==> flow/design.v <==
module PC(pcout,pcin,clk, rst);
	input [6:0]pcin;
	input clk, rst;
	output reg [6:0] pcout;
	always@(posedge clk) begin
		if(rst) pcout <= 0;
		else pcout <= pcin;
	end
endmodule
module pcplus1(pcout,pcin);
	input[6:0] pcin;
	output [6:0] pcout;
	assign pcout = pcin + 7'b1;
endmodule
module loadWord();
endmodule
module storeWord();
endmodule
module jump(nextAddr,jumpAddr, jump,pc);
	output reg [6:0] nextAddr;
	input[25:0] jumpAddr;
	input jump;
	input [6:0] pc;
	always@(*)
	if(jump) nextAddr =  jumpAddr[6:0] ; 
	else nextAddr = pc;
endmodule 
module jumpRegister(nextAddr,s,jr,pc);
	output reg [6:0] nextAddr;
	input[31:0] s;
	input jr;
	input [6:0]pc;
	always@(*)
	if(jr) nextAddr =  s[6:0];
	else nextAddr = pc;
endmodule 
module BGT(nextAddr,offset,pc,bgt);
	output reg[6:0] nextAddr;
	input [15:0]offset;
	input bgt;
	input [6:0] pc;		
	always@(*)begin
	if (bgt) begin
		nextAddr = offset[6:0];
	end
	else nextAddr = pc;
	end
endmodule
module adderCLA32(sum, cout, overf, zerof, negf, a, b);
	output [31:0] sum;
	output cout, overf, zerof, negf;
	input [31:0] a, b;
	wire [7:0]temp;
	genvar i;
	generate
		for (i = 0; i < 8; i = i + 1)
		begin: adder
			if (i == 0)
				CLA_4bit a0(sum[3:0], temp[0], a[3:0], b[3:0], 1'b0);
			else
				CLA_4bit a1(sum[((i * 4) + 3): (i * 4)], temp[i], a[((i * 4) + 3): (i * 4)], b[((i * 4) + 3): (i * 4)], temp[i - 1]);
		end
	endgenerate
	assign cout = temp[7];
	assign overf = (a[31] == b[31]) && (sum[31] != a[31]);
	assign zerof = !overf && ((sum == 0) && !cout);
	assign negf = !overf && (cout || (!cout && sum[31]));
endmodule
module CLA_4bit(sum, cout, a, b, cin);
    output [3:0] sum;
    output cout;
    input [3:0] a, b;
    input cin;
    wire [3:0] g, p, c;
    assign g = a & b;  
    assign p = a ^ b;  
    assign c[0] = cin;
    assign c[1] = g[0] | (p[0] & c[0]);
    assign c[2] = g[1] | (p[1] & g[0]) | (p[1] & p[0] & c[0]);
    assign c[3] = g[2] | (p[2] & g[1]) | (p[2] & p[1] & g[0]) | (p[2] & p[1] & p[0] & c[0]);
    assign cout = g[3] | (p[3] & g[2]) | (p[3] & p[2] & g[1]) | (p[3] & p[2] & p[1] & g[0]) |(p[3] & p[2] & p[1] & p[0] & c[0]);
    assign sum = p ^ c;
endmodule
module subtractorRTL(diff, bout, overf, zerof, negf, a, b);
	output [31:0] diff;
	output bout, overf, zerof, negf;
	input [31:0] a, b;
	adderCLA32 sub(diff, bout, overf, zerof, negf, a, (~b + 32'b1));
endmodule
module shiftRTL(in, amount, dataOut, zeroFlag, overflowFlag, carryoutFlag, negativeFlag);
	input [31:0] in;
	input [1:0] amount;
	output [31:0] dataOut;
	output zeroFlag, overflowFlag, carryoutFlag, negativeFlag;
	assign overflowFlag = 1'b0;
	assign carryoutFlag = (amount == 2'b00) ? 1'b0 : in[31];
	assign dataOut = (amount == 2'b00) ? in : (amount == 2'b01) ? in << 1 : (amount == 2'b10) ? in << 2 : in << 3;
	assign negativeFlag = dataOut[31];
	assign zeroFlag = (dataOut == 0) ? 1'b1 : 1'b0;
endmodule
module compareRTL(busA, busB, dataOut, zeroFlag, overflowFlag, carryoutFlag, negativeFlag);
	input [31:0] busA, busB;
	output [31:0] dataOut;
	output  zeroFlag, overflowFlag, carryoutFlag, negativeFlag;
	assign zeroFlag = 0;
	assign overflowFlag = 0;
	assign carryoutFlag = 0;
	assign negativeFlag = 0;
	assign dataOut = (busA < busB) ? 1 : 0;
endmodule
module xorRTL(a,b,out,zerof,negf,overf,carry);
	input [31:0] a, b;
	output [31:0] out;
	output zerof,negf,overf,carry;
	genvar i;
	generate
		for (i = 0; i < 32; i = i + 1)
		begin: xorLogic
			xor1 o(a[i],b[i],out[i]);
		end
	endgenerate
	assign zerof = (out == 0);
	assign negf = 0;
	assign overf = 0;
	assign carry = 0;
endmodule
module xor1(a,b,out);
	input a,b;
	output  out;
	assign out = a^b;
endmodule	
module andRTL(a,b,out,zerof,negf,overf,carry);
	input  [31:0] a, b;
	output  [31:0] out;
	output  zerof,negf,overf,carry;
	genvar i;
	generate
		for (i = 0; i < 32; i = i + 1)
		begin: andLogic
			and1 o(a[i],b[i],out[i]);
		end
	endgenerate
	assign zerof = (out ==  32'b0);
	assign negf = 0;
	assign overf = 0;
	assign carry = 0;
endmodule
module and1(a,b,out);
	input a,b;
	output  out;
	assign out = a*b;
endmodule
module orRTL(a,b,out,zerof,negf,overf,carry);
	input  [31:0] a, b;
	output  [31:0] out;
	output  zerof,negf,overf,carry;
	wire zerof;
	genvar i;
	generate
		for (i = 0; i < 32; i = i + 1)
		begin: orLogic
			or1 o(a[i],b[i],out[i]);
		end
	endgenerate
	assign zerof = (out == 0);
	assign negf = 0;
	assign overf = 0;
	assign carry = 0;
endmodule
module or1(a,b,out);
	input a,b;
	output  out;
	assign out = a||b;
endmodule 
module alu(dataOut, zeroFlag, overflowFlag, carryoutFlag, negativeFlag, busA, busB, control);
	output [31:0] dataOut;
	output zeroFlag, overflowFlag, carryoutFlag, negativeFlag;
	input [31:0]busA, busB;
	input [2:0] control;
	wire [31:0] dataOut8 [7:0];
	wire [7:0] zeroFlag8, overflowFlag8, carryoutFlag8, negativeFlag8;
	assign dataOut8[0] = 32'b0;
	assign zeroFlag8[0] = 1'b0;  
	assign overflowFlag8[0] = 1'b0;
	assign carryoutFlag8[0] = 1'b0;
	assign negativeFlag8[0] = 1'b0;
	adderCLA32 adder(dataOut8[1], carryoutFlag8[1], overflowFlag8[1], zeroFlag8[1], negativeFlag8[1], busA, busB);
	subtractorRTL subtractor(dataOut8[2], carryoutFlag8[2], overflowFlag8[2], zeroFlag8[2], negativeFlag8[2], busA, busB);
	andRTL ander(busA, busB,dataOut8[3],zeroFlag8[3], negativeFlag8[3], overflowFlag8[3],carryoutFlag8[3] );
	orRTL orer(busA, busB,dataOut8[4],zeroFlag8[4], negativeFlag8[4], overflowFlag8[4],carryoutFlag8[4] );
	xorRTL xorer(busA, busB,dataOut8[5],zeroFlag8[5], negativeFlag8[5], overflowFlag8[5],carryoutFlag8[5] );
	compareRTL comparer(busA, busB,dataOut8[6], zeroFlag8[6], overflowFlag8[6], carryoutFlag8[6], negativeFlag8[6]);
	shiftRTL shifter(busA, busB[1:0],dataOut8[7], zeroFlag8[7], overflowFlag8[7], carryoutFlag8[7], negativeFlag8[7]);
	mux32_8 selDataOut(dataOut, dataOut8[0], dataOut8[1], dataOut8[2], dataOut8[3], dataOut8[4], dataOut8[5], dataOut8[6], dataOut8[7], control);
	mux1_8 selZero(zeroFlag, zeroFlag8, control);
	mux1_8 selOverf(overflowFlag, overflowFlag8, control);
	mux1_8 selCarry(carryoutFlag, carryoutFlag8, control);
	mux1_8 selNeg(negativeFlag, negativeFlag8, control);
endmodule
module mux32_8 (D0, i0,
					i1,
					i2,
					i3,
					i4,
					i5,
					i6,
					i7, sel);
	output [31:0] D0;
	input [31:0] i0, i1, i2, i3, i4, i5, i6, i7;
	input[2:0] sel;
	wire [31:0] v [1:0];
	mux32_4 m0(v[0], i0,  i1,  i2,  i3,  sel[0], sel[1]);
	mux32_4 m1(v[1], i4,  i5,  i6,  i7,  sel[0], sel[1]);
	mux32_2 m10(D0, v[0], v[1], sel[2]);
endmodule
module mux32_4(D0, in0, in1, in2, in3, sel0, sel1);
	output [31:0] D0;
	input [31:0] in0, in1, in2, in3; 
	input sel0, sel1;
	wire [31:0] q0, q1;
	mux32_2 m0(q0, in0, in1, sel0);
	mux32_2 m1(q1, in2, in3, sel0);
	mux32_2 m (D0, q0, q1, sel1);
endmodule
module mux32_2(D0, in0, in1, sel0);
	output [31:0] D0;
	input  [31:0] in0, in1;
	input sel0;
	wire nSel;
	wire [31:0] q0, q1;
	not(nSel, sel0);
	genvar i;
	generate
	for (i = 0; i < 32; i = i + 1)
	begin: ands
		and(q0[i], in1[i], sel0);
		and(q1[i], in0[i], nSel);
	end
	endgenerate
	genvar j;
	generate
	for (j = 0; j < 32; j = j + 1)
	begin: ors
		or(D0[j], q0[j], q1[j]);
	end
	endgenerate
endmodule
module mux1_8 (D0, i, sel);
	output D0;
	input [7:0] i;
	input[2:0] sel;
	wire v [1:0];
	mux1_4 m0(v[0], i[0],  i[1],  i[2],  i[3],  sel[0], sel[1]);
	mux1_4 m1(v[1], i[4],  i[5],  i[6],  i[7],  sel[0], sel[1]);
	mux1_2 m10(D0, v[0], v[1], sel[2]);
endmodule
module mux1_4(D0, in0, in1, in2, in3, sel0, sel1);
	output D0;
	input in0, in1, in2, in3; 
	input sel0, sel1;
	wire q0, q1;
	mux1_2 m0(q0, in0, in1, sel0);
	mux1_2 m1(q1, in2, in3, sel0);
	mux1_2 m (D0, q0, q1, sel1);
endmodule
module mux1_2(D0, in0, in1, sel0);
	output D0;
	input in0, in1;
	input sel0;
	wire nSel;
	wire q0, q1;
	not(nSel, sel0);
	and(q0, in1, sel0);
	and(q1, in0, nSel);
	or(D0, q0, q1);
endmodule
module registerFile (readOut_1, readOut_2, readSel_1, readSel_2, writeSel, data, we, rst, clock);
	output [31:0] readOut_1, readOut_2;
	input [4:0] readSel_1, readSel_2, writeSel;
	input [31:0] data;
	input we, rst, clock;
	reg [31:0] memory [31:0];  
	mux32 ma0(readOut_1, memory[0],
						memory[1],
						memory[2],
						memory[3],
						memory[4],
						memory[5],
						memory[6],
						memory[7],
						memory[8],
						memory[9],
						memory[10],
						memory[11],
						memory[12],
						memory[13],
						memory[14],
						memory[15],
						memory[16],
						memory[17],
						memory[18],
						memory[19],
						memory[20],
						memory[21],
						memory[22],
						memory[23],
						memory[24],
						memory[25],
						memory[26],
						memory[27],
						memory[28],
						memory[29],
						memory[30],
						memory[31], readSel_1);
	mux32 ma1(readOut_2, memory[0],
						memory[1],
						memory[2],
						memory[3],
						memory[4],
						memory[5],
						memory[6],
						memory[7],
						memory[8],
						memory[9],
						memory[10],
						memory[11],
						memory[12],
						memory[13],
						memory[14],
						memory[15],
						memory[16],
						memory[17],
						memory[18],
						memory[19],
						memory[20],
						memory[21],
						memory[22],
						memory[23],
						memory[24],
						memory[25],
						memory[26],
						memory[27],
						memory[28],
						memory[29],
						memory[30],
						memory[31], readSel_2);
	wire [31:0] writeDec, enWriteDec;
	decoder dec0(writeDec, writeSel);  
	and a0 (enWriteDec[0],  writeDec[0],  we);
	and a1 (enWriteDec[1],  writeDec[1],  we);
	and a2 (enWriteDec[2],  writeDec[2],  we);
	and a3 (enWriteDec[3],  writeDec[3],  we);
	and a4 (enWriteDec[4],  writeDec[4],  we);
	and a5 (enWriteDec[5],  writeDec[5],  we);
	and a6 (enWriteDec[6],  writeDec[6],  we);
	and a7 (enWriteDec[7],  writeDec[7],  we);
	and a8 (enWriteDec[8],  writeDec[8],  we);
	and a9 (enWriteDec[9],  writeDec[9],  we);
	and a10(enWriteDec[10], writeDec[10], we);
	and a11(enWriteDec[11], writeDec[11], we);
	and a12(enWriteDec[12], writeDec[12], we);
	and a13(enWriteDec[13], writeDec[13], we);
	and a14(enWriteDec[14], writeDec[14], we);
	and a15(enWriteDec[15], writeDec[15], we);
	and a16(enWriteDec[16], writeDec[16], we);
	and a17(enWriteDec[17], writeDec[17], we);
	and a18(enWriteDec[18], writeDec[18], we);
	and a19(enWriteDec[19], writeDec[19], we);
	and a20(enWriteDec[20], writeDec[20], we);
	and a21(enWriteDec[21], writeDec[21], we);
	and a22(enWriteDec[22], writeDec[22], we);
	and a23(enWriteDec[23], writeDec[23], we);
	and a24(enWriteDec[24], writeDec[24], we);
	and a25(enWriteDec[25], writeDec[25], we);
	and a26(enWriteDec[26], writeDec[26], we);
	and a27(enWriteDec[27], writeDec[27], we);
	and a28(enWriteDec[28], writeDec[28], we);
	and a29(enWriteDec[29], writeDec[29], we);
	and a30(enWriteDec[30], writeDec[30], we);
	and a31(enWriteDec[31], writeDec[31], we);
	integer k;
	always @(posedge clock)
	begin
		if (rst)
		begin
			for (k = 1; k < 32; k = k + 1)
				memory[k] <= 32'b0;
		end
		else
		begin
			for (k = 1; k < 32; k = k + 1)
			begin
				if (enWriteDec[k])
				begin
					memory[k][31:0] <= data[31:0];
				end
			end
		end
		memory[0] <= 32'b0;
	end
endmodule
module decoder(decode, select);
	output [31:0] decode;
	input [4:0] select;
	wire [4:0] nSelect;
	not n0(nSelect[0], select[0]);
	not n1(nSelect[1], select[1]);
	not n2(nSelect[2], select[2]);
	not n3(nSelect[3], select[3]);
	not n4(nSelect[4], select[4]);
	and a0 (decode[0],  nSelect[4], nSelect[3], nSelect[2], nSelect[1], nSelect[0]);
	and a1 (decode[1],  nSelect[4], nSelect[3], nSelect[2], nSelect[1],  select[0]);
	and a2 (decode[2],  nSelect[4], nSelect[3], nSelect[2],  select[1], nSelect[0]);
	and a3 (decode[3],  nSelect[4], nSelect[3], nSelect[2],  select[1],  select[0]);
	and a4 (decode[4],  nSelect[4], nSelect[3],  select[2], nSelect[1], nSelect[0]);
	and a5 (decode[5],  nSelect[4], nSelect[3],  select[2], nSelect[1],  select[0]);
	and a6 (decode[6],  nSelect[4], nSelect[3],  select[2],  select[1], nSelect[0]);
	and a7 (decode[7],  nSelect[4], nSelect[3],  select[2],  select[1],  select[0]);
	and a8 (decode[8],  nSelect[4],  select[3], nSelect[2], nSelect[1], nSelect[0]);
	and a9 (decode[9],  nSelect[4],  select[3], nSelect[2], nSelect[1],  select[0]);
	and a10(decode[10], nSelect[4],  select[3], nSelect[2],  select[1], nSelect[0]);
	and a11(decode[11], nSelect[4],  select[3], nSelect[2],  select[1],  select[0]);
	and a12(decode[12], nSelect[4],  select[3],  select[2], nSelect[1], nSelect[0]);
	and a13(decode[13], nSelect[4],  select[3],  select[2], nSelect[1],  select[0]);
	and a14(decode[14], nSelect[4],  select[3],  select[2],  select[1], nSelect[0]);
	and a15(decode[15], nSelect[4],  select[3],  select[2],  select[1],  select[0]);
	and a16(decode[16],  select[4], nSelect[3], nSelect[2], nSelect[1], nSelect[0]);
	and a17(decode[17],  select[4], nSelect[3], nSelect[2], nSelect[1],  select[0]);
	and a18(decode[18],  select[4], nSelect[3], nSelect[2],  select[1], nSelect[0]);
	and a19(decode[19],  select[4], nSelect[3], nSelect[2],  select[1],  select[0]);
	and a20(decode[20],  select[4], nSelect[3],  select[2], nSelect[1], nSelect[0]);
	and a21(decode[21],  select[4], nSelect[3],  select[2], nSelect[1],  select[0]);
	and a22(decode[22],  select[4], nSelect[3],  select[2],  select[1], nSelect[0]);
	and a23(decode[23],  select[4], nSelect[3],  select[2],  select[1],  select[0]);
	and a24(decode[24],  select[4],  select[3], nSelect[2], nSelect[1], nSelect[0]);
	and a25(decode[25],  select[4],  select[3], nSelect[2], nSelect[1],  select[0]);
	and a26(decode[26],  select[4],  select[3], nSelect[2],  select[1], nSelect[0]);
	and a27(decode[27],  select[4],  select[3], nSelect[2],  select[1],  select[0]);
	and a28(decode[28],  select[4],  select[3],  select[2], nSelect[1], nSelect[0]);
	and a29(decode[29],  select[4],  select[3],  select[2], nSelect[1],  select[0]);
	and a30(decode[30],  select[4],  select[3],  select[2],  select[1], nSelect[0]);
	and a31(decode[31],  select[4],  select[3],  select[2],  select[1],  select[0]);
endmodule
module mux2(D0, in0, in1, sel0);
	output [31:0] D0;
	input  [31:0] in0, in1;
	input sel0;
	wire nSel;
	wire [31:0] q0, q1;
	not(nSel, sel0);
	and(q0[0], in1[0], sel0);
	and(q0[1], in1[1], sel0);
	and(q0[2], in1[2], sel0);
	and(q0[3], in1[3], sel0);
	and(q0[4], in1[4], sel0);
	and(q0[5], in1[5], sel0);
	and(q0[6], in1[6], sel0);
	and(q0[7], in1[7], sel0);
	and(q0[8], in1[8], sel0);
	and(q0[9], in1[9], sel0);
	and(q0[10], in1[10], sel0);
	and(q0[11], in1[11], sel0);
	and(q0[12], in1[12], sel0);
	and(q0[13], in1[13], sel0);
	and(q0[14], in1[14], sel0);
	and(q0[15], in1[15], sel0);
	and(q0[16], in1[16], sel0);
	and(q0[17], in1[17], sel0);
	and(q0[18], in1[18], sel0);
	and(q0[19], in1[19], sel0);
	and(q0[20], in1[20], sel0);
	and(q0[21], in1[21], sel0);
	and(q0[22], in1[22], sel0);
	and(q0[23], in1[23], sel0);
	and(q0[24], in1[24], sel0);
	and(q0[25], in1[25], sel0);
	and(q0[26], in1[26], sel0);
	and(q0[27], in1[27], sel0);
	and(q0[28], in1[28], sel0);
	and(q0[29], in1[29], sel0);
	and(q0[30], in1[30], sel0);
	and(q0[31], in1[31], sel0);
	and(q1[0], in0[0], nSel);
	and(q1[1], in0[1], nSel);
	and(q1[2], in0[2], nSel);
	and(q1[3], in0[3], nSel);
	and(q1[4], in0[4], nSel);
	and(q1[5], in0[5], nSel);
	and(q1[6], in0[6], nSel);
	and(q1[7], in0[7], nSel);
	and(q1[8], in0[8], nSel);
	and(q1[9], in0[9], nSel);
	and(q1[10], in0[10], nSel);
	and(q1[11], in0[11], nSel);
	and(q1[12], in0[12], nSel);
	and(q1[13], in0[13], nSel);
	and(q1[14], in0[14], nSel);
	and(q1[15], in0[15], nSel);
	and(q1[16], in0[16], nSel);
	and(q1[17], in0[17], nSel);
	and(q1[18], in0[18], nSel);
	and(q1[19], in0[19], nSel);
	and(q1[20], in0[20], nSel);
	and(q1[21], in0[21], nSel);
	and(q1[22], in0[22], nSel);
	and(q1[23], in0[23], nSel);
	and(q1[24], in0[24], nSel);
	and(q1[25], in0[25], nSel);
	and(q1[26], in0[26], nSel);
	and(q1[27], in0[27], nSel);
	and(q1[28], in0[28], nSel);
	and(q1[29], in0[29], nSel);
	and(q1[30], in0[30], nSel);
	and(q1[31], in0[31], nSel);
	or(D0[0], q0[0], q1[0]);
	or(D0[1], q0[1], q1[1]);
	or(D0[2], q0[2], q1[2]);
	or(D0[3], q0[3], q1[3]);
	or(D0[4], q0[4], q1[4]);
	or(D0[5], q0[5], q1[5]);
	or(D0[6], q0[6], q1[6]);
	or(D0[7], q0[7], q1[7]);
	or(D0[8], q0[8], q1[8]);
	or(D0[9], q0[9], q1[9]);
	or(D0[10], q0[10], q1[10]);
	or(D0[11], q0[11], q1[11]);
	or(D0[12], q0[12], q1[12]);
	or(D0[13], q0[13], q1[13]);
	or(D0[14], q0[14], q1[14]);
	or(D0[15], q0[15], q1[15]);
	or(D0[16], q0[16], q1[16]);
	or(D0[17], q0[17], q1[17]);
	or(D0[18], q0[18], q1[18]);
	or(D0[19], q0[19], q1[19]);
	or(D0[20], q0[20], q1[20]);
	or(D0[21], q0[21], q1[21]);
	or(D0[22], q0[22], q1[22]);
	or(D0[23], q0[23], q1[23]);
	or(D0[24], q0[24], q1[24]);
	or(D0[25], q0[25], q1[25]);
	or(D0[26], q0[26], q1[26]);
	or(D0[27], q0[27], q1[27]);
	or(D0[28], q0[28], q1[28]);
	or(D0[29], q0[29], q1[29]);
	or(D0[30], q0[30], q1[30]);
	or(D0[31], q0[31], q1[31]);
endmodule
module mux4(D0, in0, in1, in2, in3, sel0, sel1);
	output [31:0] D0;
	input [31:0] in0, in1, in2, in3; 
	input sel0, sel1;
	wire [31:0] q0, q1;
	mux2 m0(q0, in0, in1, sel0);
	mux2 m1(q1, in2, in3, sel0);
	mux2 m (D0, q0, q1, sel1);
endmodule
module mux32 (D0, i0,
						i1,
						i2,
						i3,
						i4,
						i5,
						i6,
						i7,
						i8,
						i9,
						i10,
						i11,
						i12,
						i13,
						i14,
						i15,
						i16,
						i17,
						i18,
						i19,
						i20,
						i21,
						i22,
						i23,
						i24,
						i25,
						i26,
						i27,
						i28,
						i29,
						i30,
						i31, sel);
	output [31:0] D0;
	input [31:0] i0, i1, i2, i3, i4, i5, i6, i7, i8, i9, i10, i11, i12, i13, i14, i15, i16, i17, i18, i19, i20, i21, i22, i23, i24, i25, i26, i27, i28, i29, i30, i31;
	input[4:0] sel;
	wire [31:0] v [9:0];
	mux4 m0(v[0], i0,  i1,  i2,  i3,  sel[0], sel[1]);
	mux4 m1(v[1], i4,  i5,  i6,  i7,  sel[0], sel[1]);
	mux4 m2(v[2], i8,  i9,  i10, i11, sel[0], sel[1]);
	mux4 m3(v[3], i12, i13, i14, i15, sel[0], sel[1]);
	mux4 m4(v[4], i16, i17, i18, i19, sel[0], sel[1]);
	mux4 m5(v[5], i20, i21, i22, i23, sel[0], sel[1]);
	mux4 m6(v[6], i24, i25, i26, i27, sel[0], sel[1]);
	mux4 m7(v[7], i28, i29, i30, i31, sel[0], sel[1]);
	mux4 m8(v[8], v[0], v[1], v[2], v[3], sel[2], sel[3]);
	mux4 m9(v[9], v[4], v[5], v[6], v[7], sel[2], sel[3]);
	mux2 m10(D0, v[8], v[9], sel[4]);
endmodule
module instructiondec(instructionOut,clk,rst,instruction,pc,dmemAddr,dmemWriteData,dmemWrite,dmemRead,dmemReadData);
	input [31:0] instruction;
	input [6:0] pc;
	input clk, rst;
	output [4:0] dmemAddr;
	output [31:0] dmemWriteData;
	output dmemWrite, dmemRead;
	input [31:0] dmemReadData;
	output [6:0]instructionOut;
	 wire regDst,branch,memRead,memtoReg,memWrite,ALUSrc, regWrite,j,jr;
	 wire [2:0]ALUOp;
	 controlunit c1(regDst,branch,memRead,memtoReg,memWrite,ALUSrc, regWrite,ALUOp,j,jr,instruction[31:26]);
	wire [4:0] writereg;
	wire[31:0] readdata1,readdata2;
	wire [31:0]data;
	assign writereg = (regDst)? instruction[15:11]:instruction[20:16];
	registerFile reg1(readdata1,readdata2,instruction[25:21],instruction[20:16],writereg,data,regWrite,rst,clk);
	wire [31:0]ins32bit;
	signextend s1(ins32bit,instruction[15:0]);
	wire [31:0] busB;
	assign busB = (ALUSrc)? ins32bit:readdata2;
	wire [2:0] control;
	ALUcontrol alu1(control,instruction[5:0],ALUOp);
	wire [31:0] aluresult;
	wire zerof,overf,carryf,negf;
	alu alu2(aluresult,zerof,overf,carryf,negf,readdata1,busB,control);
	wire [31:0] readdata;  
	assign dmemAddr = aluresult[4:0];
	assign dmemWriteData = readdata2;
	assign dmemWrite = memWrite;
	assign dmemRead = memRead;
	assign readdata = dmemReadData;
	assign data = (memtoReg)? readdata:aluresult;
	wire [6:0]out1;
	jump j1(out1,instruction[25:0],j,pc);
	wire [6:0]out2;
	jumpRegister jr1(out2,readdata1,jr,out1);
	wire bgt;
	assign bgt = branch && (~negf);
	BGT b10(instructionOut, instruction[15:0], out2, bgt);
endmodule
module controlunit(regDst,branch,memRead,memtoReg,memWrite,ALUSrc, regWrite,ALUOp,j, jr, instruction);
	input[5:0] instruction;
	output reg regDst,branch,memRead,memtoReg,memWrite,ALUSrc, regWrite, j, jr;
	output reg [2:0]ALUOp;
	parameter [5:0]
	NOP =	6'b0,
	AND =	6'b100100,
	ANDI =6'b1100,
	OR =	6'b100101,
	ORI =	6'b001101,
	XOR =	6'b100110,
	XORI =6'b1110,
	ADD =	6'b100000,
	ADDI =6'b1000,
	SUB = 6'b100010,
	SLT =	6'b101010,
	SLL =	6'b1,
	J =	6'b10,
	JR =	6'b1001,
	BGT =	6'b111,
	LW = 	6'b100011,
	SW = 	6'b101011;
	always@(*) begin
		case(instruction)
			NOP: begin
					regDst=1;
					ALUSrc=0;
					memtoReg = 0;
					regWrite=1;
					memRead = 0;
					memWrite =0;
					branch = 0;
					ALUOp=3'b010;
					j=0;
					jr=0;
				end
			AND: begin
					regDst=1;
					ALUSrc=0;
					memtoReg = 0;
					regWrite=1;
					memRead = 0;
					memWrite =0;
					branch = 0;
					ALUOp=3'b010;
					j=0;
					jr=0;
				end
			ANDI: begin
					regDst=1;
					ALUSrc=1;
					memtoReg = 0;
					regWrite=1;
					memRead = 0;
					memWrite =0;
					branch = 0;
					ALUOp=3'b011;
					j=0;
					jr=0;
				end
			OR: begin
					regDst=1;
					ALUSrc=0;
					memtoReg = 0;
					regWrite=1;
					memRead = 0;
					memWrite =0;
					branch = 0;
					ALUOp=3'b010;
					j=0;
					jr=0;
				end
			ORI: begin
					regDst=1;
					ALUSrc=1;
					memtoReg = 0;
					regWrite=1;
					memRead = 0;
					memWrite =0;
					branch = 0;
					ALUOp=3'b101;
					j=0;
					jr=0;
				end
			XOR: begin
					regDst=1;
					ALUSrc=0;
					memtoReg = 0;
					regWrite=1;
					memRead = 0;
					memWrite =0;
					branch = 0;
					ALUOp=3'b010;
					j=0;
					jr=0;
				end
			XORI: begin
					regDst=1;
					ALUSrc=1;
					memtoReg = 0;
					regWrite=1;
					memRead = 0;
					memWrite =0;
					branch = 0;
					ALUOp=3'b100;
					j=0;
					jr=0;
				end
			ADD: begin
					regDst=1;
					ALUSrc=0;
					memtoReg = 0;
					regWrite=1;
					memRead = 0;
					memWrite =0;
					branch = 0;
					ALUOp=3'b010;
					j=0;
					jr=0;
				end
			ADDI: begin
					regDst=1;
					ALUSrc=1;
					memtoReg = 0;
					regWrite=1;
					memRead = 0;
					memWrite =0;
					branch = 0;
					ALUOp=3'b0;
					j=0;
					jr=0;
				end
			SUB: begin
					regDst=1;
					ALUSrc=0;
					memtoReg = 0;
					regWrite=1;
					memRead = 0;
					memWrite =0;
					branch = 0;
					ALUOp=3'b010;
					j=0;
					jr=0;
				end
			SLT: begin
					regDst=1;
					ALUSrc=0;
					memtoReg = 0;
					regWrite=1;
					memRead = 0;
					memWrite =0;
					branch = 0;
					ALUOp=3'b010;
					j=0;
					jr=0;
				end
			SLL: begin
					regDst=1;
					ALUSrc=0;
					memtoReg = 0;
					regWrite=1;
					memRead = 0;
					memWrite =0;
					branch = 0;
					ALUOp=3'b010;
					j=0;
					jr=0;
				end
			J: begin
					regDst=1;
					ALUSrc=0;
					memtoReg = 0;
					regWrite=1;
					memRead = 0;
					memWrite =0;
					branch = 0;
					ALUOp=3'b010;
					j=1;
					jr=0;
				end
			JR: begin
					regDst=1;
					ALUSrc=0;
					memtoReg = 0;
					regWrite=1;
					memRead = 0;
					memWrite =0;
					branch = 0;
					ALUOp=3'b010;
					j=0;
					jr=1;
				end
			BGT: begin
					regDst=1'bx;
					ALUSrc=0;
					memtoReg = 1'bx;
					regWrite=0;
					memRead = 0;
					memWrite =0;
					branch = 1;
					ALUOp=3'b001;
					j=0;
					jr=0;
				end
			LW: begin
					regDst=0;
					ALUSrc=1;
					memtoReg = 1;
					regWrite=1;
					memRead = 1;
					memWrite =0;
					branch = 0;
					ALUOp=3'b0;
					j=0;
					jr=0;
				end
			SW: begin
					regDst= 1'bx;
					ALUSrc=1;
					memtoReg = 1'bx;
					regWrite = 0;
					memRead = 0;
					memWrite = 1;
					branch = 0;
					ALUOp = 3'b0;
					j=0;
					jr=0;
				end
			default: begin  
					regDst=1;
					ALUSrc=0;
					memtoReg = 0;
					regWrite=1;
					memRead = 0;
					memWrite =0;
					branch = 0;
					ALUOp=2'b10;
					j=0;
					jr=0;
					end
		endcase
	end
endmodule 
module ALUcontrol (control,instruction,ALUOp);
	input [5:0] instruction;
	input [2:0] ALUOp;
	output reg [2:0] control;
	always@(*)begin
		case(ALUOp)
			3'b0: control = 3'b001;
			3'b001: control = 3'b010;
			3'b010: begin 
				if (instruction == 6'b0) control = 3'b0;
				else if (instruction == 6'b100000) control = 3'b001; 
				else if (instruction == 6'b100010) control = 3'b010; 
				else if (instruction == 6'b100100) control = 3'b011; 
				else if (instruction == 6'b100101) control = 3'b100; 
				else if (instruction == 6'b100110) control = 3'b101; 
				else if (instruction == 6'b101010) control = 3'b110; 
				else if (instruction == 6'b000001) control = 3'b111; 
				else control =3'b0;
			end
			3'b011: control = 3'b011; 
			3'b100: control = 3'b101; 
			3'b101: control = 3'b100; 
			default: control =3'b0;
			endcase
	end
endmodule
module signextend(instruction32bit,instruction);
	input[15:0] instruction;
	output [31:0] instruction32bit;
	assign instruction32bit = (instruction[15]) ? {15'b1, instruction[15:0]} : {15'b0,instruction[15:0]};
endmodule
module cpu(clk, rst, imem_addr, imem_data, dmem_addr, dmem_wdata, dmem_we, dmem_re, dmem_rdata);
	input clk;
	input rst;
	output [6:0] imem_addr;
	input [31:0] imem_data;
	output [4:0] dmem_addr;
	output [31:0] dmem_wdata;
	output dmem_we;
	output dmem_re;
	input [31:0] dmem_rdata;
	wire[6:0] programcounter,pcout,instructionOut;
	PC p1(programcounter,instructionOut,clk,rst);
	pcplus1 pc2(pcout,programcounter);
	assign imem_addr = programcounter;
	instructiondec in2(instructionOut,clk,rst,imem_data,pcout,dmem_addr,dmem_wdata,dmem_we,dmem_re,dmem_rdata);
endmodule
# Tool chain data of cpu
# Tool output for the design above before and after an edit, in the order of the flow.
# "before" refers to lines of the RTL above, "after" to lines of the edited file.
# "delta" is "after" less "before", of the values as shown.
# Cell names lack the library's common part.
# The mark n/a stands for no value.
[setup] top="cpu" clock_port="clk" cell_library="sky130hd" lib_corner="tt_025C_1v80"

# Diff
# The edit as a unified diff against the file above.
# A script made this edit; it was not meant as an optimisation.
# begin of diff
@@ -101,5 +101,5 @@
 module compareRTL(busA, busB, dataOut, zeroFlag, overflowFlag, carryoutFlag, negativeFlag);
 	input [31:0] busA, busB;
-	output [31:0] dataOut;
+	output [23:0] dataOut;
 	output  zeroFlag, overflowFlag, carryoutFlag, negativeFlag;
 	assign zeroFlag = 0;
# end of diff

# Elaborated design
# Counts by Yosys on the flattened word-level netlist (proc, flatten, opt, wreduce). Print and check cells are left out.
# Yosys's memory passes give these memory sizes; they may raise the number of words (mostly to a power of two), join words into wider ones and drop unused or constant bits.
[bits] element="register_bits" before=999 after=999 delta=0
[bits] element="mem_bits_ro" before=768 after=768 delta=0
[bits] element="mem_count" before=1 after=1 delta=0
[bits] element="output_inout_bits" before=46 after=46 delta=0
[op_classes] element="n_addsub" before=2 after=2 delta=0
[op_classes] element="multipliers" before=32 after=32 delta=0
[op_classes] element="n_cmp" before=1 after=1 delta=0
[op_classes] element="n_eq" before=18 after=18 delta=0
[op_classes] element="mux" before=20 after=20 delta=0
[op_classes] element="n_logic" before=7025 after=7008 delta=-17
[op_classes] element="n_reduce_logical" before=48 after=48 delta=0
[memory_table] element="mem_shapes" before="64 x 12 bit 1R0W" after="64 x 12 bit 1R0W"
[ops] op="bitwise OR 1 bit" before=2266 after=2258 delta=-8
[ops] op="bitwise AND 1 bit (first input constant)" before=31 after=23 delta=-8
[ops] op="bitwise AND 1 bit" before=4628 after=4627 delta=-1
# Operator kinds equal on both sides are left out: 31.

# Longest topological paths
# Longest topological path by Yosys (ltp), each cell counted once; first at word level (registers and memories cut), then after technology mapping (sequential cells cut; the memories' decode and read muxes count).
[logic_depth] element="word_depth" before=46 after=46 delta=0
[logic_depth] element="ABC_AREA" before="0" after="0"
[logic_depth] element="depth_mapped" before=32 after=33 delta=1
[logic_depth] element="depth_no_buf" before=25 after=27 delta=2

# Mapped cells and area
# Source: synth_stat.txt of the flow (Yosys; design flattened, memories mapped). It holds for the ABC_AREA given above (unset counts as 0); a run with the other value may have another netlist.
[by_type] cell="nand3b_1" before=2 after=597 delta=595
[by_type] cell="nand3_1" before=493 after=76 delta=-417
[by_type] cell="nor2_1" before=286 after=511 delta=225
[by_type] cell="o21ai_0" before=818 after=628 delta=-190
[by_type] cell="a211oi_1" before=44 after=194 delta=150
[by_type] cell="a21oi_1" before=431 after=286 delta=-145
[by_type] cell="a31oi_1" before=144 after=26 delta=-118
[by_type] cell="or3_1" before=10 after=103 delta=93
[by_type] cell="o31ai_1" before=96 after=7 delta=-89
[by_type] cell="nor3_1" before=33 after=121 delta=88
[by_type] cell="nand2_1" before=416 after=487 delta=71
[by_type] cell="clkbuf_1" before=374 after=443 delta=69
[by_type] cell="mux2i_1" before=202 after=145 delta=-57
[by_type] cell="o22ai_1" before=45 after=100 delta=55
[by_type] cell="buf_6" before=59 after=27 delta=-32
[by_type] cell="and3_1" before=42 after=11 delta=-31
[by_type] cell="a21o_1" before=48 after=19 delta=-29
[by_type] cell="nor4_1" before=18 after=45 delta=27
# Cell types equal on both sides are left out: 12.
# The list need not be complete.
[mapped] element="mapped_cells" before=6189 after=6344 delta=155
[mapped] element="synth_area_um2" before=58351.0 after=59567.1 delta=1216.1
[mapped] element="seqArea_um2" before=19999.2 after=19999.2 delta=0.0
[mapped] element="ff_cells" before=999 after=999 delta=0
[mapped] element="n_buf" before=664 after=646 delta=-18
# The figures by module come from a second, unflattened synthesis with its own total; it is not the netlist above.
[unflattened] element="hier_cells" before=6867 after=6859 delta=-8
[unflattened] element="area_unflattened_um2" before=85533.3 after=85473.2 delta=-60.1
# Rows give one instance, submodules left out.
[modules_before] module="registerFile" n_inst=1 cells=3348 area_um2=38772.2
[modules_before] module="mux2" n_inst=62 cells=36 area_um2=544.3
[modules_before] module="mux32_2" n_inst=7 cells=36 area_um2=544.3
[modules_before] module="CLA_4bit" n_inst=16 cells=17 area_um2=147.6
[modules_before] module="instructiondec" n_inst=1 cells=78 area_um2=1151.1
[modules_before] module="compareRTL" n_inst=1 cells=146 area_um2=1064.8
[modules_before] module="shiftRTL" n_inst=1 cells=59 area_um2=869.6
[modules_before] module="subtractorRTL" n_inst=1 cells=85 area_um2=601.8
[modules_before] module="mux1_2" n_inst=28 cells=1 area_um2=15.0
[modules_before] module="xor1" n_inst=32 cells=1 area_um2=8.8
[modules_before] module="adderCLA32" n_inst=2 cells=18 area_um2=128.9
[modules_before] module="signextend" n_inst=1 cells=33 area_um2=244.0
[modules_before] module="controlunit" n_inst=1 cells=31 area_um2=220.2
[modules_before] module="decoder" n_inst=1 cells=47 area_um2=214.0
# before: Modules not listed: 19.
[modules_after] module="registerFile" n_inst=1 cells=3348 area_um2=38772.2
[modules_after] module="mux2" n_inst=62 cells=36 area_um2=544.3
[modules_after] module="mux32_2" n_inst=7 cells=36 area_um2=544.3
[modules_after] module="CLA_4bit" n_inst=16 cells=17 area_um2=147.6
[modules_after] module="instructiondec" n_inst=1 cells=78 area_um2=1151.1
[modules_after] module="compareRTL" n_inst=1 cells=138 area_um2=1004.7
[modules_after] module="shiftRTL" n_inst=1 cells=59 area_um2=869.6
[modules_after] module="subtractorRTL" n_inst=1 cells=85 area_um2=601.8
[modules_after] module="mux1_2" n_inst=28 cells=1 area_um2=15.0
[modules_after] module="xor1" n_inst=32 cells=1 area_um2=8.8
[modules_after] module="adderCLA32" n_inst=2 cells=18 area_um2=128.9
[modules_after] module="signextend" n_inst=1 cells=33 area_um2=244.0
[modules_after] module="controlunit" n_inst=1 cells=31 area_um2=220.2
[modules_after] module="decoder" n_inst=1 cells=47 area_um2=214.0
# after: Modules not listed: 19.

# Worst setup path after synthesis
# Path of least setup slack by OpenSTA after synthesis, without wires, with an ideal clock, recovery checks aside; 20% of the period is set as input and as output delay. Where synthesis merged equal registers, the netlist keeps one of their names.
[synth_timing] element="kind" before="in2out" after="in2out"
[synth_timing] element="from" before="input port imem_data[17]" after="input port imem_data[17]"
[synth_timing] element="to" before="output port dmem_addr[0]" after="output port dmem_addr[0]"
[synth_timing] element="period_ps" before=12000 after=12000 delta=0
[synth_timing] element="t_first_pin_ps" before=2400 after=2400 delta=0
[synth_timing] element="t_arrival_ps" before=7010 after=6630 delta=-380
[synth_timing] element="required_ps" before=9600 after=9600 delta=0
[synth_timing] element="slack_ps" before=2590 after=2970 delta=380
[synth_timing] element="path_delay_ps" before=4610 after=4230 delta=-380
[synth_timing] element="driving_pins" before=21 after=21 delta=0
[synth_timing] element="period_less_setup_slack_ps" before=9410 after=9030 delta=-380
# "path_delay_ps" is the arrival time less input delay plus setup time.
# At an output port there is no setup time.
# "driving_pins": output pins that drive a net of the path, with the launching flip-flop's if there is one; two outputs of one cell count as two.
# "period_less_setup_slack_ps" = period - worst setup slack (recovery checks aside). The figure is calculated, with input and output delays left at 20% of the set period.
[synth_between_before] path_cell_list="buf_2 -> buf_2 -> buf_2 -> buf_4 -> buf_4 -> clkbuf_1 -> buf_1 -> mux4_2 -> mux4_2 -> mux2i_1 -> inv_1 -> nand2_1 -> ha_1 -> nand2b_1 -> or4b_2 -> nor3_1 -> nor2b_1 -> a2111oi_0 -> o221ai_1 -> a31oi_1 -> a2bb2oi_2"
[synth_lines_before] element="start: declaration" line_no=924 text="input [31:0] imem_data;"
[synth_lines_before] element="end: declaration" line_no=925 text="output [4:0] dmem_addr;"
# before: No chain of elaborated cells between the ends is given.
# Nets of the timed path that keep an RTL name, with a line that drives or declares them; the list need not be complete.
[synth_named_nets_before] signal="dmem_wdata[30]" line_no=545 text="or(D0[30], q0[30], q1[30]);"
[synth_between_after] path_cell_list="buf_4 -> buf_4 -> buf_2 -> buf_2 -> buf_2 -> buf_2 -> buf_2 -> clkbuf_1 -> mux4_2 -> mux4_2 -> mux2i_1 -> inv_1 -> nand2_1 -> ha_1 -> nand3_1 -> nor2_1 -> a2111oi_0 -> o211ai_1 -> a311oi_1 -> a21oi_1 -> inv_1"
[synth_lines_after] element="start: declaration" line_no=924 text="input [31:0] imem_data;"
[synth_lines_after] element="end: declaration" line_no=925 text="output [4:0] dmem_addr;"
# after: No chain of elaborated cells between the ends is given.
[synth_named_nets_after] signal="dmem_wdata[31]" line_no=546 text="or(D0[31], q0[31], q1[31]);"

# Path in the finished layout
# Path of least setup slack in the final report of the runs of pair A (OpenROAD, finished layout, wires in). Where an end is a register, its clock arrival counts in the times.
# The report prints the path's times to 10 ps; the period is as set.
[layout_timing] element="kind" before="in2out" after="in2out"
[layout_timing] element="from" before="input port imem_data[16]" after="input port imem_data[31]"
[layout_timing] element="to" before="output port dmem_addr[0]" after="output port dmem_addr[0]"
[layout_timing] element="period_ps" before=10900 after=10900 delta=0
[layout_timing] element="t_first_pin_ps" before=2180 after=2180 delta=0
[layout_timing] element="t_arrival_ps" before=8090 after=8130 delta=40
[layout_timing] element="required_ps" before=8720 after=8720 delta=0
[layout_timing] element="slack_ps" before=630 after=590 delta=-40
[layout_timing] element="driving_pins" before=18 after=17 delta=-1
# Between the ends stands the longest chain of elaborated cells between them, by number of cells; it is not shown to be the way that was timed. Of several equally long chains one is given.
# A line is the first line of the expression or statement that the cell stems from. Yosys adds cells for indexed reads and writes and turns some case tables into memories.
# A memory read counts as a cell of the chain, while the word-level depth stops at memories.
[layout_between_before] path_cell_list="buf_8 -> buf_4 -> buf_12 -> buf_4 -> mux2i_1 -> a22o_1 -> o21ai_0 -> and4b_1 -> nand2_1 -> ha_1 -> nand4_1 -> nor3_1 -> nor2b_1 -> a2111oi_0 -> o221ai_1 -> a31oi_1 -> a2bb2oi_2 -> clkdlybuf4s50_1" elab_chain_cells=22
[layout_lines_before] element="start: declaration" line_no=924 text="input [31:0] imem_data;"
[layout_lines_before] element="inverter 1 bit" line_no=450 text="not(nSel, sel0);"
[layout_lines_before] element="bitwise AND 1 bit" line_no=483 text="and(q1[0], in0[0], nSel);"
[layout_lines_before] element="bitwise OR 1 bit" line_no=515 text="or(D0[0], q0[0], q1[0]);"
[layout_lines_before] element="bitwise AND 1 bit" line_no=451 text="and(q0[0], in1[0], sel0);"
[layout_lines_before] element="bitwise OR 1 bit" line_no=515
[layout_lines_before] element="bitwise AND 1 bit" line_no=451
[layout_lines_before] element="bitwise OR 1 bit" line_no=515
[layout_lines_before] element="(+8 left out)"
[layout_lines_before] element="XOR 4 bit" line_no=82 text="assign sum = p ^ c;"
[layout_lines_before] element="bitwise AND 1 bit" line_no=237 text="and(q1[i], in0[i], nSel);"
[layout_lines_before] element="bitwise OR 1 bit" line_no=244 text="or(D0[j], q0[j], q1[j]);"
[layout_lines_before] element="bitwise AND 1 bit" line_no=236 text="and(q0[i], in1[i], sel0);"
[layout_lines_before] element="bitwise OR 1 bit" line_no=244
[layout_lines_before] element="bitwise AND 1 bit" line_no=237
[layout_lines_before] element="bitwise OR 1 bit" line_no=244
[layout_lines_before] element="end: declaration" line_no=925 text="output [4:0] dmem_addr;"
[layout_between_after] path_cell_list="clkdlybuf4s50_1 -> nor2b_1 -> and2_1 -> o21ai_4 -> buf_4 -> mux2i_1 -> ha_1 -> a21oi_1 -> o21bai_1 -> a21oi_1 -> nor2_1 -> a211oi_1 -> o211ai_1 -> a311oi_1 -> a21oi_1 -> inv_1 -> clkdlybuf4s50_1" elab_chain_cells=12
[layout_lines_after] element="start: declaration" line_no=924 text="input [31:0] imem_data;"
[layout_lines_after] element="memory (64 x 12 bit)" line_no=669 text="case(instruction)"
[layout_lines_after] element="two-way mux 32 bit" line_no=625 text="assign busB = (ALUSrc)? ins32bit:readdata2;"
[layout_lines_after] element="inverter 32 bit" line_no=88 text="adderCLA32 sub(diff, bout, overf, zerof, negf, a, (~b + 32'b1));"
[layout_lines_after] element="adder 32 x 1 -> 32 bit" line_no=88
[layout_lines_after] element="XOR 4 bit" line_no=76 text="assign p = a ^ b;"
[layout_lines_after] element="XOR 4 bit" line_no=82 text="assign sum = p ^ c;"
[layout_lines_after] element="bitwise AND 1 bit" line_no=237 text="and(q1[i], in0[i], nSel);"
[layout_lines_after] element="bitwise OR 1 bit" line_no=244 text="or(D0[j], q0[j], q1[j]);"
[layout_lines_after] element="bitwise AND 1 bit" line_no=236 text="and(q0[i], in1[i], sel0);"
[layout_lines_after] element="bitwise OR 1 bit" line_no=244
[layout_lines_after] element="bitwise AND 1 bit" line_no=237
[layout_lines_after] element="bitwise OR 1 bit" line_no=244
[layout_lines_after] element="end: declaration" line_no=925 text="output [4:0] dmem_addr;"

# Layout results
# Runs of the flow (Yosys, OpenROAD) on both versions; the two runs of a pair have the same settings. The constraints put input and output delay at 20% of the set period each and load the outputs with 0.01 pF.
[flow_settings_pair_A] CORE_UTILIZATION=40 PLACE_DENSITY=0.6 period_ns=10.9 CAP_MARGIN=20 CORE_MARGIN=2 SLEW_MARGIN=20
[measured_pair_A] element="ys_area_um2" before=58351.0 after=59567.1 delta=1216.1
[measured_pair_A] element="design.die.area_um2" before=148950.0 after=152022.0 delta=3072.0
[measured_pair_A] element="layout_utilization_pct" before=44.4 after=45.1 delta=0.7
[measured_pair_A] element="final_setup_ws_ps" before=634 after=592 delta=-42
[measured_pair_A] element="hold_worst_slack_ps" before=468 after=466 delta=-2
[measured_pair_A] element="design_power_w" before=0.009047 after=0.009498 delta=0.000451
[measured_pair_A] element="achieved_period_ps" before=10266 after=10308 delta=42
[flow_settings_pair_B] ABC_AREA=0 CAP_MARGIN=30 CORE_ASPECT_RATIO=1.71 CORE_MARGIN=10 CORE_UTILIZATION=51 CTS_CLUSTER_SIZE=77 GPL_ROUTABILITY_DRIVEN=0 HOLD_SLACK_MARGIN=0.2 PLACE_DENSITY_LB_ADDON=0.27 period_ns=11.4 SLEW_MARGIN=20
[measured_pair_B] element="ys_area_um2" before=58351.0 after=59567.1 delta=1216.1
[measured_pair_B] element="design.die.area_um2" before=128832.0 after=131364.0 delta=2532.0
[measured_pair_B] element="layout_utilization_pct" before=56.0 after=56.4 delta=0.4
[measured_pair_B] element="final_setup_ws_ps" before=558 after=457 delta=-101
[measured_pair_B] element="hold_worst_slack_ps" before=469 after=468 delta=-1
[measured_pair_B] element="design_power_w" before=0.008506 after=0.008484 delta=-0.000022
[measured_pair_B] element="achieved_period_ps" before=10842 after=10943 delta=101
# "achieved_period_ps": clock period set for the run, less the worst setup slack. It is reckoned from that one timing run; input and output delays stay at 20% of the period that was set.
# "design_power_w": no workload was simulated; the value follows from the tool's default switching activity.
